==> flow/design.v <==
`timescale 1ns / 1ns
module alu_top(clk, a, b, s, result, zero);
input clk;
input [15:0] a, b;
input [3:0] s;
output reg [15:0] result;
output reg zero;
reg [15:0] a_q, b_q;
reg [3:0] s_q;
wire [15:0] alu_result;
wire alu_zero;
always @(posedge clk) begin
    a_q <= a;
    b_q <= b;
    s_q <= s;
    result <= alu_result;
    zero <= alu_zero;
end
alu u_alu(.a(a_q), .b(b_q), .s(s_q), .result(alu_result), .zero_detection(alu_zero));
endmodule

`timescale 1ns / 1ns
module three_to_one_mux(d0,d1,d2,s,y);
input [15:0] d0, d1, d2;
input [1:0] s;
output [15:0] y;
reg [15:0] y;
always@(d0 or d1 or d2 or s)
begin
case(s)
      2'b00  : y = d0;
      2'b01  : y = d1;
      2'b10  : y = d2;
      default : y = d0; 
endcase
end
endmodule
module rotate_right(n, value, result);
	input [15:0] n, value;
	output reg [15:0] result;
	reg [15:0] temp, temp2;
	always@(*)
	begin
		temp = 16'd0;
		temp2 = 16'd0;
		case(n[3:0])
			0:
				begin
				result = value;
				end
			1:
				begin
				temp = { {15 - 1 + 1{1'b0}}, value[1 - 1: 0] };
				temp2 = value >> 1;
				result = {temp[1 - 1: 0] , temp2[15 - 1: 0]};
				end
			2:
				begin
				temp = { {15 - 2 + 1{1'b0}}, value[2 - 1: 0] };
				temp2 = value >> 2;
				result = {temp[2 - 1: 0] , temp2[15 - 2: 0]};
				end
			3:
				begin
				temp = { {15 - 3 + 1{1'b0}}, value[3 - 1: 0] };
				temp2 = value >> 3;
				result = {temp[3 - 1: 0] , temp2[15 - 3: 0]};
				end
			4:
				begin
				temp = { {15 - 4 + 1{1'b0}}, value[4 - 1: 0] };
				temp2 = value >> 4;
				result = {temp[4 - 1: 0] , temp2[15 - 4: 0]};
				end
			5:
				begin
				temp = { {15 - 5 + 1{1'b0}}, value[5 - 1: 0] };
				temp2 = value >> 5;
				result = {temp[5 - 1: 0] , temp2[15 - 5: 0]};
				end
			6:
				begin
				temp = { {15 - 6 + 1{1'b0}}, value[6 - 1: 0] };
				temp2 = value >> 6;
				result = {temp[6 - 1: 0] , temp2[15 - 6: 0]};
				end
			7:
				begin
				temp = { {15 - 7 + 1{1'b0}}, value[7 - 1: 0] };
				temp2 = value >> 7;
				result = {temp[7 - 1: 0] , temp2[15 - 7: 0]};
				end
			8:
				begin
				temp = { {15 - 8 + 1{1'b0}}, value[8 - 1: 0] };
				temp2 = value >> 8;
				result = {temp[8 - 1: 0] , temp2[15 - 8: 0]};
				end
			9:
				begin
				temp = { {15 - 9 + 1{1'b0}}, value[9 - 1: 0] };
				temp2 = value >> 9;
				result = {temp[9 - 1: 0] , temp2[15 - 9: 0]};
				end
			10:
				begin
				temp = { {15 - 10 + 1{1'b0}}, value[10 - 1: 0] };
				temp2 = value >> 10;
				result = {temp[10 - 1: 0] , temp2[15 - 10: 0]};
				end
			11:
				begin
				temp = { {15 - 11 + 1{1'b0}}, value[11 - 1: 0] };
				temp2 = value >> 11;
				result = {temp[11 - 1: 0] , temp2[15 - 11: 0]};
				end
			12:
				begin
				temp = { {15 - 12 + 1{1'b0}}, value[12 - 1: 0] };
				temp2 = value >> 12;
				result = {temp[12 - 1: 0] , temp2[15 - 12: 0]};
				end
			13:
				begin
				temp = { {15 - 13 + 1{1'b0}}, value[13 - 1: 0] };
				temp2 = value >> 13;
				result = {temp[13 - 1: 0] , temp2[15 - 13: 0]};
				end
			14:
				begin
				temp = { {15 - 14 + 1{1'b0}}, value[14 - 1: 0] };
				temp2 = value >> 14;
				result = {temp[14 - 1: 0] , temp2[15 - 14: 0]};
				end
			15:
				begin
				temp = { {15 - 15 + 1{1'b0}}, value[15 - 1: 0] };
				temp2 = value >> 15;
				result = {temp[15 - 1: 0] , temp2[15 - 15: 0]};
				end
		endcase
	end
endmodule
module rotate_left(n, value, result);
	input [15:0] n, value;
	output reg [15:0] result;
	reg [15:0] temp, temp2;
	always@(*)
	begin
		temp = 16'd0;
		temp2 = 16'd0;
		case(n[3:0])
			0:
				begin
				result = value;
				end
			1:
				begin
				temp = { {15 - 1 + 1{1'b0}}, value[15:15 - 1 + 1] };
				temp2 = value << 1;
				result = {temp2[15:1] , temp[1 - 1:0]};
				end
			2:
				begin
				temp = { {15 - 2 + 1{1'b0}}, value[15:15 - 2 + 1] };
				temp2 = value << 2;
				result = {temp2[15:2] , temp[2 - 1:0]};
				end
			3:
				begin
				temp = { {15 - 3 + 1{1'b0}}, value[15:15 - 3 + 1] };
				temp2 = value << 3;
				result = {temp2[15:3] , temp[3 - 1:0]};
				end
			4:
				begin
				temp = { {15 - 4 + 1{1'b0}}, value[15:15 - 4 + 1] };
				temp2 = value << 4;
				result = {temp2[15:4] , temp[4 - 1:0]};
				end
			5:
				begin
				temp = { {15 - 5 + 1{1'b0}}, value[15:15 - 5 + 1] };
				temp2 = value << 5;
				result = {temp2[15:5] , temp[5 - 1:0]};
				end
			6:
				begin
				temp = { {15 - 6 + 1{1'b0}}, value[15:15 - 6 + 1] };
				temp2 = value << 6;
				result = {temp2[15:6] , temp[6 - 1:0]};
				end
			7:
				begin
				temp = { {15 - 7 + 1{1'b0}}, value[15:15 - 7 + 1] };
				temp2 = value << 7;
				result = {temp2[15:7] , temp[7 - 1:0]};
				end
			8:
				begin
				temp = { {15 - 8 + 1{1'b0}}, value[15:15 - 8 + 1] };
				temp2 = value << 8;
				result = {temp2[15:8] , temp[8 - 1:0]};
				end
			9:
				begin
				temp = { {15 - 9 + 1{1'b0}}, value[15:15 - 9 + 1] };
				temp2 = value << 9;
				result = {temp2[15:9] , temp[9 - 1:0]};
				end
			10:
				begin
				temp = { {15 - 10 + 1{1'b0}}, value[15:15 - 10 + 1] };
				temp2 = value << 10;
				result = {temp2[15:10] , temp[10 - 1:0]};
				end
			11:
				begin
				temp = { {15 - 11 + 1{1'b0}}, value[15:15 - 11 + 1] };
				temp2 = value << 11;
				result = {temp2[15:11] , temp[11 - 1:0]};
				end
			12:
				begin
				temp = { {15 - 12 + 1{1'b0}}, value[15:15 - 12 + 1] };
				temp2 = value << 12;
				result = {temp2[15:12] , temp[12 - 1:0]};
				end
			13:
				begin
				temp = { {15 - 13 + 1{1'b0}}, value[15:15 - 13 + 1] };
				temp2 = value << 13;
				result = {temp2[15:13] , temp[13 - 1:0]};
				end
			14:
				begin
				temp = { {15 - 14 + 1{1'b0}}, value[15:15 - 14 + 1] };
				temp2 = value << 14;
				result = {temp2[15:14] , temp[14 - 1:0]};
				end
			15:
				begin
				temp = { {15 - 15 + 1{1'b0}}, value[15:15 - 15 + 1] };
				temp2 = value << 15;
				result = {temp2[15:15] , temp[15 - 1:0]};
				end
		endcase
	end
endmodule
`timescale 1ns / 1ns
module alu(a,b,s,result,zero_detection);
input [15:0] a, b;
input [3:0] s;
output [15:0] result;
output reg zero_detection;
wire [15:0] rol_result, ror_result;
reg [15:0] other_result;
reg [1:0] mux_select;
wire [15:0] temp_result;
rotate_left rl1(.n(a), .value(b), .result(rol_result));
rotate_right rr1(.n(a), .value(b), .result(ror_result));
three_to_one_mux mux_1(.d0(rol_result),.d1(ror_result),.d2(other_result),.s(mux_select),.y(temp_result));
always@(*)
begin
 other_result = 16'd0;
 mux_select = 2'h2;
 case(s)
      4'b1111: begin other_result = a + b; mux_select = 3'h2;end   
      4'b1110: begin other_result = a - b; mux_select = 3'h2;end  
      4'b1101: begin other_result = a & b; mux_select = 3'h2;end 
      4'b1100: begin other_result = a | b; mux_select = 3'h2;end 
      4'b0001: begin other_result = a * b; mux_select = 3'h2;end
      4'b1100: begin other_result = a / b; mux_select = 3'h2;end
      4'b1010: begin other_result = a<<b; mux_select = 3'h2;end
      4'b1011: begin other_result = a>>b; mux_select = 3'h2;end
      4'b1000:    begin 
                  if (a < b) 
                        begin 
                              other_result = 16'd1; 
                              mux_select = 3'h2; 
                        end
                  else
                        begin
                              other_result = 0;
                              mux_select = 3'h2; 
                        end
                  end 
      4'b1001:    begin 
                  if(a > b) 
                        begin
                              other_result = 16'd1; 
                              mux_select = 3'h2;
                        end
                  else
                        begin
                              other_result = 0;
                              mux_select = 3'h2; 
                        end
                  end
      4'b1001: begin mux_select = 3'h0;end
      4'b1010: begin mux_select = 3'h1; end
      default: ;
endcase      
end 
always@(*)
begin
if(result == 0)
      zero_detection = 1;
else
      zero_detection = 0;
end 
assign result = temp_result;
endmodule
Ticket comment

### Tool chain data of alu_top

Tool output for the design above before and after an edit, in the order of the flow.
"original" refers to lines of the RTL above, "edited" to lines of the edited file.
"difference" is "edited" less "original", of the values as shown; "rel. change" is that difference over "original", in percent.
Operators: Yosys type, input widths -> output width; for muxes data width and select width s.
Cell names lack the library's common part.
A cell with n/a has no value.

* top: alu_top
* clock port: clk
* library: sky130hd
* corner: tt_025C_1v80

### Edit of the RTL

The edit as a unified diff against the file above.
A script made this edit. It changes what the design does and was not meant as an optimisation.

```diff
@@ -12,12 +12,11 @@
 always @(posedge clk) begin
     a_q <= a;
-    b_q <= b;
     s_q <= s;
     result <= alu_result;
     zero <= alu_zero;
 end
+always @(*) b_q = b;
 alu u_alu(.a(a_q), .b(b_q), .s(s_q), .result(alu_result), .zero_detection(alu_zero));
 endmodule
-
 `timescale 1ns / 1ns
 module three_to_one_mux(d0,d1,d2,s,y);
```

### Word level

Counts by Yosys on the flattened word-level netlist (proc, flatten, opt, wreduce; memories kept). Register bits leave out memories and registers merged into their read ports (data or address); mux counts leave out enables and synchronous resets folded into registers. Print and check cells are left out. Cells with the same type and inputs are merged into one.

Bit counts
* register bits: original 53, edited 37, difference -16, rel. change -30.19%
* input bits: original 37, edited 37, difference 0, rel. change 0.00%
* elaborated cells: original 28, edited 27, difference -1, rel. change -3.57%

Cells by class
* add/subtract/negate cells: original 2, edited 2, difference 0, rel. change 0.00%
* mux-type cells: original 4, edited 4, difference 0, rel. change 0.00%
* $mul: original 1, edited 1, difference 0, rel. change 0.00%
* bitwise gates (word level): original 2, edited 2, difference 0, rel. change 0.00%
* equality and inequality tests: original 9, edited 9, difference 0, rel. change 0.00%
* order comparisons: original 2, edited 2, difference 0, rel. change 0.00%
* shifts and indexed selects: original 2, edited 2, difference 0, rel. change 0.00%
* reduce/logical cells: original 1, edited 1, difference 0, rel. change 0.00%

Unchanged operator kinds not shown: 14.

### Logic depth

Yosys ltp: most cells in a row. Word level: on the elaborated netlist, between registers, memories and ports. Mapped: between sequential cells and ports; inverters and the memories' decode and read muxes count.

Logic depth
* word-level depth: original 5, edited 5, difference 0, rel. change 0.00%
* ABC_AREA: original 0, edited 0
* depth in mapped cells: original 26, edited 25, difference -1, rel. change -3.85%
* mapped depth without buffers: original 23, edited 22, difference -1, rel. change -4.35%

### After synthesis

Source: synth_stat.txt of the flow (Yosys; design flattened, memories mapped). It holds for the ABC_AREA given above (unset counts as 0); a run with the other value may have another netlist.

Synthesis totals
* flip-flops: original 53, edited 37, difference -16, rel. change -30.19%
* sequential part of the area (um^2): original 1061.0, edited 740.7, difference -320.3, rel. change -30.19%
* synthesis area (um^2): original 8812.2, edited 8648.3, difference -163.9, rel. change -1.86%
* cell count: original 1092, edited 1085, difference -7, rel. change -0.64%

Cell types
* a21oi_1: original 59, edited 40, difference -19, rel. change -32.20%
* dfxtp_1: original 53, edited 37, difference -16, rel. change -30.19%
* o21ai_0: original 37, edited 29, difference -8, rel. change -21.62%
* a211oi_1: original 7, edited 15, difference +8, rel. change +114.29%
* nand3_1: original 15, edited 8, difference -7, rel. change -46.67%
* buf_2: original 3, edited 10, difference +7, rel. change +233.33%
* nor3_1: original 19, edited 25, difference +6, rel. change +31.58%
* o21ai_1: original 2, edited 8, difference +6, rel. change +300.00%
* or4_1: original 12, edited 7, difference -5, rel. change -41.67%
* o21a_1: original 7, edited 2, difference -5, rel. change -71.43%
* mux2_2: original 6, edited 11, difference +5, rel. change +83.33%
* nor2_1: original 119, edited 123, difference +4, rel. change +3.36%
* nor4b_1: original 4, edited 0, difference -4, rel. change -100.00%
* and3_1: original 3, edited 7, difference +4, rel. change +133.33%
* xor2_1: original 15, edited 12, difference -3, rel. change -20.00%
* nor3b_1: original 5, edited 2, difference -3, rel. change -60.00%
* o22ai_1: original 4, edited 7, difference +3, rel. change +75.00%
* o311ai_0: original 4, edited 1, difference -3, rel. change -75.00%

Unchanged cell types not shown: 14.
The list need not be complete.
By module: a second synthesis without flattening, with its own total; a netlist apart from the flattened one above.

Second synthesis, totals
* cell total of the unflattened synthesis: original 1892, edited 1876, difference -16, rel. change -0.85%
* area (unflattened synthesis) (um^2): original 13619.3, edited 13299.0, difference -320.3, rel. change -2.35%

Rows give one instance, submodules left out.

By module, original
* alu: area 7354.6 um^2, instances 1, cells 1003, sequential area 0.0 um^2
* rotate_left: area 2481.1 um^2, instances 1, cells 393, sequential area 0.0 um^2
* rotate_right: area 2303.5 um^2, instances 1, cells 384, sequential area 0.0 um^2
* alu_top: area 1061.0 um^2, instances 1, cells 53, sequential area 1061.0 um^2
* three_to_one_mux: area 419.2 um^2, instances 1, cells 59, sequential area 0.0 um^2

By module, edited
* alu: area 7354.6 um^2, instances 1, cells 1003, sequential area 0.0 um^2
* rotate_left: area 2481.1 um^2, instances 1, cells 393, sequential area 0.0 um^2
* rotate_right: area 2303.5 um^2, instances 1, cells 384, sequential area 0.0 um^2
* alu_top: area 740.7 um^2, instances 1, cells 37, sequential area 740.7 um^2
* three_to_one_mux: area 419.2 um^2, instances 1, cells 59, sequential area 0.0 um^2

### Path before layout

OpenSTA on the mapped netlist: ideal clock, no wires. The path of least setup slack (recovery checks aside). Input and output delay are each 20% of the period. Register names are those of the netlist, which keeps one name where synthesis merged equal registers.

Path after synthesis
* path type: original flip-flop to flip-flop, edited input port to flip-flop
* start: original reg b_q[1], edited in b[1]
* end: original reg zero, edited reg zero
* path buffers: original 4, edited 2, difference -2, rel. change -50.00%
* input delay (ns): edited 1.600
* required time (ns): original 7.935, edited 7.912, difference -0.023, rel. change -0.29%
* arrival (ns): original 6.841, edited 7.374, difference +0.533, rel. change +7.79%
* launch time at the first pin (ns): original 0.000, edited 1.600, difference +1.600
* stages: original 26, edited 23, difference -3, rel. change -11.54%
* path delay (ns): original 6.906, edited 5.862, difference -1.044, rel. change -15.12%
* slack (ns): original 1.095, edited 0.538, difference -0.557
* period (ns): original 8.0, edited 8.0, difference 0.0, rel. change 0.00%
* synthesis period reached (ns): original 6.905, edited 7.462, difference +0.557, rel. change +8.07%

"path delay" = arrival - input delay + setup time.
"stages" counts driving pins, that of a launching flip-flop among them; a cell with two outputs on the path counts twice.
"synthesis period reached" = period - worst setup slack (recovery checks aside). The figure is calculated, with input and output delays left at 20% of the set period.
The rows between start and end are the longest chain of elaborated cells between them; the timing report does not say that the signal goes this way. Where chains are equally long, one stands for them.
Each line given opens the expression or statement behind the cell; cells for indexed reads and writes are added by Yosys, which also makes memories of some case tables.

Between the ends, after synthesis, original:
* path through: dfxtp_1 buf_2 buf_1 buf_1 clkbuf_1 nand2_1 fa_1 fa_1 inv_1 ha_1 fa_1 ha_1 inv_1 fa_1 inv_1 ha_1 and2_1 o21ai_0 nand2_1 o41ai_1 xor2_1 o211ai_1 or4_1 or4_1 or4_1 nor2_1
* length of the longest elaborated chain: 5
* elaborated cells on any way between the ends: 14
* source lines of those cells: 11
* those cells by class: 2 x add/sub; 1 x mul; 2 x compare; 2 x shift; 4 x mux; 2 x logic; 1 x reduce/logical

RTL lines, path after synthesis, original
* start: declaration: line 8 `reg [15:0] a_q, b_q;`
* start: assignment: line 14 `b_q <= b;`
* $gt 16x16->1: line 289 `if(a > b)`
* $mux 1: line 289
* $pmux 16 s9: line 267 `case(s)`
* $logic_not 16->1: line 307 `if(result == 0)`
* $mux 1: line 307
* end: assignment: line 17 `zero <= alu_zero;`
* end: declaration: line 7 `output reg zero;`

Between the ends, after synthesis, edited:
* path through: inv_1 buf_1 clkbuf_1 nor2_1 fa_1 inv_1 fa_1 inv_1 ha_1 fa_1 fa_1 inv_1 fa_1 inv_1 ha_1 a21boi_1 a2111oi_4 or3_1 a21oi_1 or4_4 nor4_2 nand3b_1 nor4_2
* elaborated cells on any way between the ends: 14
* source lines of those cells: 11
* those cells by class: 2 x add/sub; 1 x mul; 2 x compare; 2 x shift; 4 x mux; 2 x logic; 1 x reduce/logical

RTL lines, path after synthesis, edited
* start: declaration: line 4 `input [15:0] a, b;`
* end: assignment: line 16 `zero <= alu_zero;`
* end: declaration: line 7 `output reg zero;`

edited: Chain of elaborated cells between the ends: none given.

### Path in the finished layout

From the final timing report of each run of pair 1: the path of least setup slack in the routed layout; clock arrival at registers is part of the times.

Path after layout
* path type: original flip-flop to flip-flop, edited input port to flip-flop
* start: original reg a_q[6], edited in b[2]
* end: original reg zero, edited reg zero
* slack (ns): original 0.70, edited 0.34, difference -0.36
* stages: original 21, edited 22, difference +1, rel. change +4.76%
* required time (ns): original 7.54, edited 7.49, difference -0.05, rel. change -0.66%
* path buffers: original 0, edited 1, difference +1
* input delay (ns): edited 1.46
* period (ns): original 7.29, edited 7.29, difference 0.00, rel. change 0.00%
* launch time at the first pin (ns): original 0.31, edited 1.46, difference +1.15, rel. change +370.97%
* arrival (ns): original 6.84, edited 7.15, difference +0.31, rel. change +4.53%

The rows between start and end are the longest chain of elaborated cells between them; the timing report does not say that the signal goes this way. Where chains are equally long, one stands for them.

Between the ends, after layout, original:
* path through: dfxtp_1 inv_1 nor2_1 fa_1 fa_1 ha_1 fa_1 inv_1 fa_1 fa_1 inv_1 ha_1 o2111ai_1 nand2_1 o41ai_1 xor2_1 o211ai_1 or4_1 or4_1 or4_1 nor2_1
* length of the longest elaborated chain: 5
* elaborated cells on any way between the ends: 14
* source lines of those cells: 11
* those cells by class: 2 x add/sub; 1 x mul; 2 x compare; 2 x shift; 4 x mux; 2 x logic; 1 x reduce/logical

RTL lines, path after layout, original
* start: declaration: line 8 `reg [15:0] a_q, b_q;`
* start: assignment: line 13 `a_q <= a;`
* $gt 16x16->1: line 289 `if(a > b)`
* $mux 1: line 289
* $pmux 16 s9: line 267 `case(s)`
* $logic_not 16->1: line 307 `if(result == 0)`
* $mux 1: line 307
* end: assignment: line 17 `zero <= alu_zero;`
* end: declaration: line 7 `output reg zero;`

Between the ends, after layout, edited:
* path through: dlygate4sd2_1 inv_2 nor2_1 fa_1 inv_1 fa_1 inv_1 ha_1 fa_1 fa_1 inv_1 fa_1 inv_1 ha_1 a21boi_2 a2111oi_4 or3_4 a21oi_4 or4_4 nor4_2 nand3b_1 nor4_2
* elaborated cells on any way between the ends: 14
* source lines of those cells: 11
* those cells by class: 2 x add/sub; 1 x mul; 2 x compare; 2 x shift; 4 x mux; 2 x logic; 1 x reduce/logical

RTL lines, path after layout, edited
* start: declaration: line 4 `input [15:0] a, b;`
* end: assignment: line 16 `zero <= alu_zero;`
* end: declaration: line 7 `output reg zero;`

edited: Chain of elaborated cells between the ends: none given.

### Layout results

Runs of the flow (Yosys, OpenROAD) on both versions; the two runs of a pair have the same settings. The constraints put input and output delay at 20% of the set period each and load the outputs with 0.01 pF.

Flow settings, pair 1:
* period_ns: 7.29
* CAP_MARGIN: 20
* CORE_MARGIN: 2
* CORE_UTILIZATION: 40
* SLEW_MARGIN: 20

Measured results, pair 1
* utilization (%): original 44.9, edited 47.8, difference +2.9
* chip area in the Yosys report (um^2): original 8812.2, edited 8648.3, difference -163.9, rel. change -1.86%
* post-route setup TNS (ns): original 0.000, edited 0.000, difference 0.000
* total power of the final layout (mW): original 2.609, edited 2.989, difference +0.380, rel. change +14.56%
* worst slack on setup checks (ns): original 0.701, edited 0.341, difference -0.360
* full die area (um^2): original 23233.4, edited 22813.1, difference -420.3, rel. change -1.81%

Flow settings, pair 2:
* CORE_ASPECT_RATIO: 0.54
* CORE_UTILIZATION: 59
* CTS_CLUSTER_SIZE: 16
* GPL_ROUTABILITY_DRIVEN: 1
* GPL_TIMING_DRIVEN: 0
* MAX_ROUTING_LAYER: met4
* MIN_ROUTING_LAYER: met1
* PLACE_DENSITY_LB_ADDON: 0.12
* SETUP_SLACK_MARGIN: 1.29
* SLEW_MARGIN: 25
* TNS_END_PERCENT: 95
* period_ns: 12.6
* CAP_MARGIN: 20
* CORE_MARGIN: 2

Measured results, pair 2
* utilization (%): original 67.6, edited 67.1, difference -0.5
* chip area in the Yosys report (um^2): original 8812.2, edited 8648.3, difference -163.9, rel. change -1.86%
* post-route setup TNS (ns): original 0.000, edited 0.000, difference 0.000
* total power of the final layout (mW): original 1.592, edited 1.584, difference -0.008, rel. change -0.50%
* worst slack on setup checks (ns): original 3.722, edited 2.154, difference -1.568
* full die area (um^2): original 15975.9, edited 15689.2, difference -286.7, rel. change -1.79%

"total power of the final layout": no workload was simulated; the value follows from the tool's default switching activity.
